==> flow/design.v <==
module pow_5_pipe
(
    input             clock,
    input      [17:0] n,
    output reg [17:0] n_pow_5
);
    reg [17:0] n_1, n_2, n_3;
    reg [17:0] n_pow_2, n_pow_3, n_pow_4;
    always @(posedge clock)
    begin
        n_1 <= n;
        n_2 <= n_1;
        n_3 <= n_2;
        n_pow_2 <= n * n;
        n_pow_3 <= n_pow_2 * n_1;
        n_pow_4 <= n_pow_3 * n_2;
        n_pow_5 <= n_pow_4 * n_3;
    end
endmodule
Reports on pow_5_pipe
The steps from the RTL of pow_5_pipe to its reports follow in flow order.
Lines are those of the file above, counted from 1.
Library cell names are shortened.
Not given: n/a
- design top: pow_5_pipe
- clock: clock
- cell library: sky130hd
- corner: tt_025C_1v80

Word-level counts
Source: Yosys, flattened and elaborated, memories not mapped. Widths are those after wreduce; folded enables and synchronous resets count as part of the registers. Registers that Yosys merges into a memory's read port (data or address) are not register bits. Print and check cells do not count. Equal cells are merged and count once.
- noted add/subtract/negate cells: 0
- $mul: 4
- div/mod/pow operators at 0
- noted order comparisons: 0
- equal/unequal tests at 0
- shift-type cells at 0
- muxes and demuxes at 0
- bitwise gates (word level) at 0
- reduce/logical cells at 0
- operators with widths (operator ; number):
    multiplier 18 x 18 -> 18 bit ; 4
- bits in registers at 126
- bits in latches at 0
- bits in writable memories at 0
- memory bits (read-only): 0
- clocked read ports x word width: 0
- noted memory cells: 0
- noted bits of input ports: 19
- output and inout port bits at 18
- word-level cells at 11

Depth
Longest topological path by Yosys (ltp), each cell counted once; first at word level (registers and memories cut), then after technology mapping (sequential cells cut; the memories' decode and read muxes count).
- noted word-level depth: 1
- ABC_AREA at 0
- gate-level depth with buffers: 22
- gate-level depth less buffers: 21

Synthesis result
Source: synth_stat.txt of the flow (Yosys; design flattened, memories mapped). It holds for the ABC_AREA given above (unset counts as 0); a run with the other value may have another netlist.
Totals and module areas in this step are rounded.
- cells by type (cell type ; number ; area in all (µm²)):
    fa_1 ; 412 ; 8247.91
    ha_1 ; 218 ; 2.73E+03
    dfxtp_1 ; 122 ; 2.44E+03
    inv_1 ; 623 ; 2.34E+03
    and2_1 ; 284 ; 1.78E+03
    xnor2_1 ; 125 ; 1094.8
    nand2_1 ; 286 ; 1073.53
    xor2_1 ; 31 ; 271.51
    clkbuf_1 ; 59 ; 221.462
    a21oi_1 ; 28 ; 140.134
    a21o_1 ; 17 ; 127.622
    nor2_1 ; 22 ; 82.579
    o21a_1 ; 11 ; 82.579
    nor2b_1 ; 9 ; 56.304
    o21ai_0 ; 10 ; 50.048
    o21ai_1 ; 10 ; 50.048
    nand2b_1 ; 5 ; 31.28
    o21bai_1 ; 4 ; 30.029
Not listed: further types 23, cells in them 40.
- standard cells after synthesis: 2316
- mapped area: 21000 µm²
- noted sequential area: 2400 µm²
- flip-flop cells at 122
- buffers at 63

Worst setup path after synthesis
Path of least setup slack by OpenSTA after synthesis, without wires, with an ideal clock, recovery checks aside; 20% of the period is set as input and as output delay. Where synthesis merged equal registers, the netlist keeps one of their names.
- path type: input to register
- start: input n[3]
- end: register n_pow_2[16]
- noted clock period: 6.4 ns
- input delay: 1.280 ns
- setup time at 0.070 ns
- noted launch time at the first pin: 1.280 ns
- data arrival time: 5.883 ns
- data required time at 6.330 ns
- slack: 0.447 ns
- noted delay of the path: 4.673 ns
- driving pins on the path: 18
- path buffers at 1
- synthesis period reached: 5.953 ns
"delay of the path" is the arrival time less input delay plus setup time.
"driving pins on the path" counts driving pins, that of a launching flip-flop among them; a cell with two outputs on the path counts twice.
"synthesis period reached" is the clock period less the worst setup slack; recovery checks do not enter. This is arithmetic on one report: input and output delays are still those of the set period (20% each).
The rows between start and end are the longest chain of elaborated cells between them; the timing report does not say that the signal goes this way. Where chains are equally long, one stands for them.
Each line given opens the expression or statement behind the cell; cells for indexed reads and writes are added by Yosys, which also makes memories of some case tables.
- cell sequence: clkbuf_1 > and2_1 > inv_1 > fa_1 > fa_1 > inv_1 > fa_1 > fa_1 > fa_1 > inv_1 > fa_1 > inv_1 > ha_1 > or3_1 > o21ai_0 > a21oi_1 > a41oi_1 > a21boi_1
- noted cells in the longest elaborated chain: 1
- elaborated cells between the ends (all ways): 1
- source lines of those cells at 1
- classes of those cells: mul (1)
- RTL lines, path after synthesis (element ; line ; text):
    start: declaration ; 4 ; input      [17:0] n,
    multiplier 18 x 18 -> 18 bit ; 14 ; n_pow_2 <= n * n;
    end: assignment ; 14 ;
    end: declaration ; 8 ; reg [17:0] n_pow_2, n_pow_3, n_pow_4;

Timing after layout
From the final timing report of run 1: the path of least setup slack in the routed layout; clock arrival at registers is part of the times.
- path type: input to register
- start: input n[12]
- end: register n_pow_2[16]
- noted clock period: 7.64 ns
- input delay: 1.53 ns
- setup time at 0.06 ns
- noted launch time at the first pin: 1.53 ns
- data arrival time: 6.64 ns
- data required time at 8.03 ns
- slack: 1.39 ns
- driving pins on the path: 18
- path buffers at 1
The rows between start and end are the longest chain of elaborated cells between them; the timing report does not say that the signal goes this way. Where chains are equally long, one stands for them.
- cell sequence: clkdlybuf4s50_1 > and2_1 > inv_1 > fa_1 > fa_1 > inv_1 > fa_1 > fa_1 > fa_1 > inv_1 > fa_1 > inv_1 > ha_1 > or3_4 > o21ai_0 > a21oi_1 > a41oi_1 > a21boi_1
- noted cells in the longest elaborated chain: 1
- elaborated cells between the ends (all ways): 1
- source lines of those cells at 1
- classes of those cells: mul (1)
- RTL lines, path after layout (element ; line ; text):
    start: declaration ; 4 ; input      [17:0] n,
    multiplier 18 x 18 -> 18 bit ; 14 ; n_pow_2 <= n * n;
    end: assignment ; 14 ;
    end: declaration ; 8 ; reg [17:0] n_pow_2, n_pow_3, n_pow_4;

Subject: flow runs of pow_5_pipe

Hi,

Settings and measured results of 5 stored flow runs for module pow_5_pipe (sky130hd), not sorted in any way. The constraints put input and output delay at 20% of the set period each and load the outputs with 0.01 pF.
"clock period reached": clock period set for the run, less the worst setup slack. It is reckoned from that one timing run; input and output delays stay at 20% of the period that was set.
"time of the worst setup path" is the time allowed to the run's worst setup path (the clock period less input and output delay, where it has them) less its slack. Clock arrival times count: a late capture clock shortens it, a late launch clock lengthens it.
Values from the reports are rounded here.

Run 1
Settings were CAP_MARGIN = 10; CELL_PAD_IN_SITES_DETAIL_PLACEMENT = 0; CELL_PAD_IN_SITES_GLOBAL_PLACEMENT = 0; CORE_UTILIZATION = 47; GPL_TIMING_DRIVEN = 1; MAX_ROUTING_LAYER = met4; PLACE_DENSITY = 0.49; SETUP_SLACK_MARGIN = 1.25; TNS_END_PERCENT = 75; period_ns = 7.64; CORE_MARGIN = 2; SLEW_MARGIN = 20
- mapped cell area after synthesis at 21000 µm²
- area of the die: 47000 µm²
- noted the standard-cell area after layout: 23000 µm²
- setup slack of the worst path at 1.4 ns
- clock period reached: 6.253 ns
- time of the worst setup path: 4.73 ns
- worst setup path kind: input to register

Run 2
Settings were CELL_PAD_IN_SITES_GLOBAL_PLACEMENT = 3; CORE_ASPECT_RATIO = 1.93; CORE_MARGIN = 8; CTS_CLUSTER_DIAMETER = 288; CTS_CLUSTER_SIZE = 68; GPL_ROUTABILITY_DRIVEN = 1; GPL_TIMING_DRIVEN = 0; PLACE_DENSITY_LB_ADDON = 0.09; SETUP_SLACK_MARGIN = 0.51; SLEW_MARGIN = 5; TNS_END_PERCENT = 20; period_ns = 5.56; CAP_MARGIN = 20; CORE_UTILIZATION = 40
- mapped cell area after synthesis at 21000 µm²
- area of the die: 61000 µm²
- noted the standard-cell area after layout: 24000 µm²
- setup slack of the worst path at 0.088 ns
- clock period reached: 5.472 ns
- time of the worst setup path: 4.36 ns
- worst setup path kind: input to register

Run 3
Settings were ABC_AREA = 0; CAP_MARGIN = 35; CELL_PAD_IN_SITES_DETAIL_PLACEMENT = 1; CELL_PAD_IN_SITES_GLOBAL_PLACEMENT = 3; CORE_MARGIN = 3; CORE_UTILIZATION = 18; GPL_ROUTABILITY_DRIVEN = 1; GPL_TIMING_DRIVEN = 0; MAX_ROUTING_LAYER = met4; MIN_ROUTING_LAYER = met2; PLACE_DENSITY = 0.68; SETUP_SLACK_MARGIN = 1.22; SLEW_MARGIN = 40; period_ns = 6.33
- mapped cell area after synthesis at 21000 µm²
- area of the die: 120000 µm²
- noted the standard-cell area after layout: 26000 µm²
- setup slack of the worst path at 0.72 ns
- clock period reached: 5.605 ns
- time of the worst setup path: 4.34 ns
- worst setup path kind: input to register

Run 4
Settings were SETUP_SLACK_MARGIN = 1.78; period_ns = 6.23; CAP_MARGIN = 20; CORE_MARGIN = 2; CORE_UTILIZATION = 40; SLEW_MARGIN = 20
- mapped cell area after synthesis at 21000 µm²
- area of the die: 55000 µm²
- noted the standard-cell area after layout: 26000 µm²
- setup slack of the worst path at 0.80 ns
- clock period reached: 5.430 ns
- time of the worst setup path: 4.18 ns
- worst setup path kind: input to register

Run 5
Settings were ABC_AREA = 0; CAP_MARGIN = 35; CORE_MARGIN = 3; CORE_UTILIZATION = 19; GPL_TIMING_DRIVEN = 0; PLACE_DENSITY = 0.68; SETUP_SLACK_MARGIN = 1.22; SLEW_MARGIN = 0; period_ns = 6.33
- mapped cell area after synthesis at 21000 µm²
- area of the die: 120000 µm²
- noted the standard-cell area after layout: 26000 µm²
- setup slack of the worst path at 0.66 ns
- clock period reached: 5.674 ns
- time of the worst setup path: 4.41 ns
- worst setup path kind: input to register

Regards
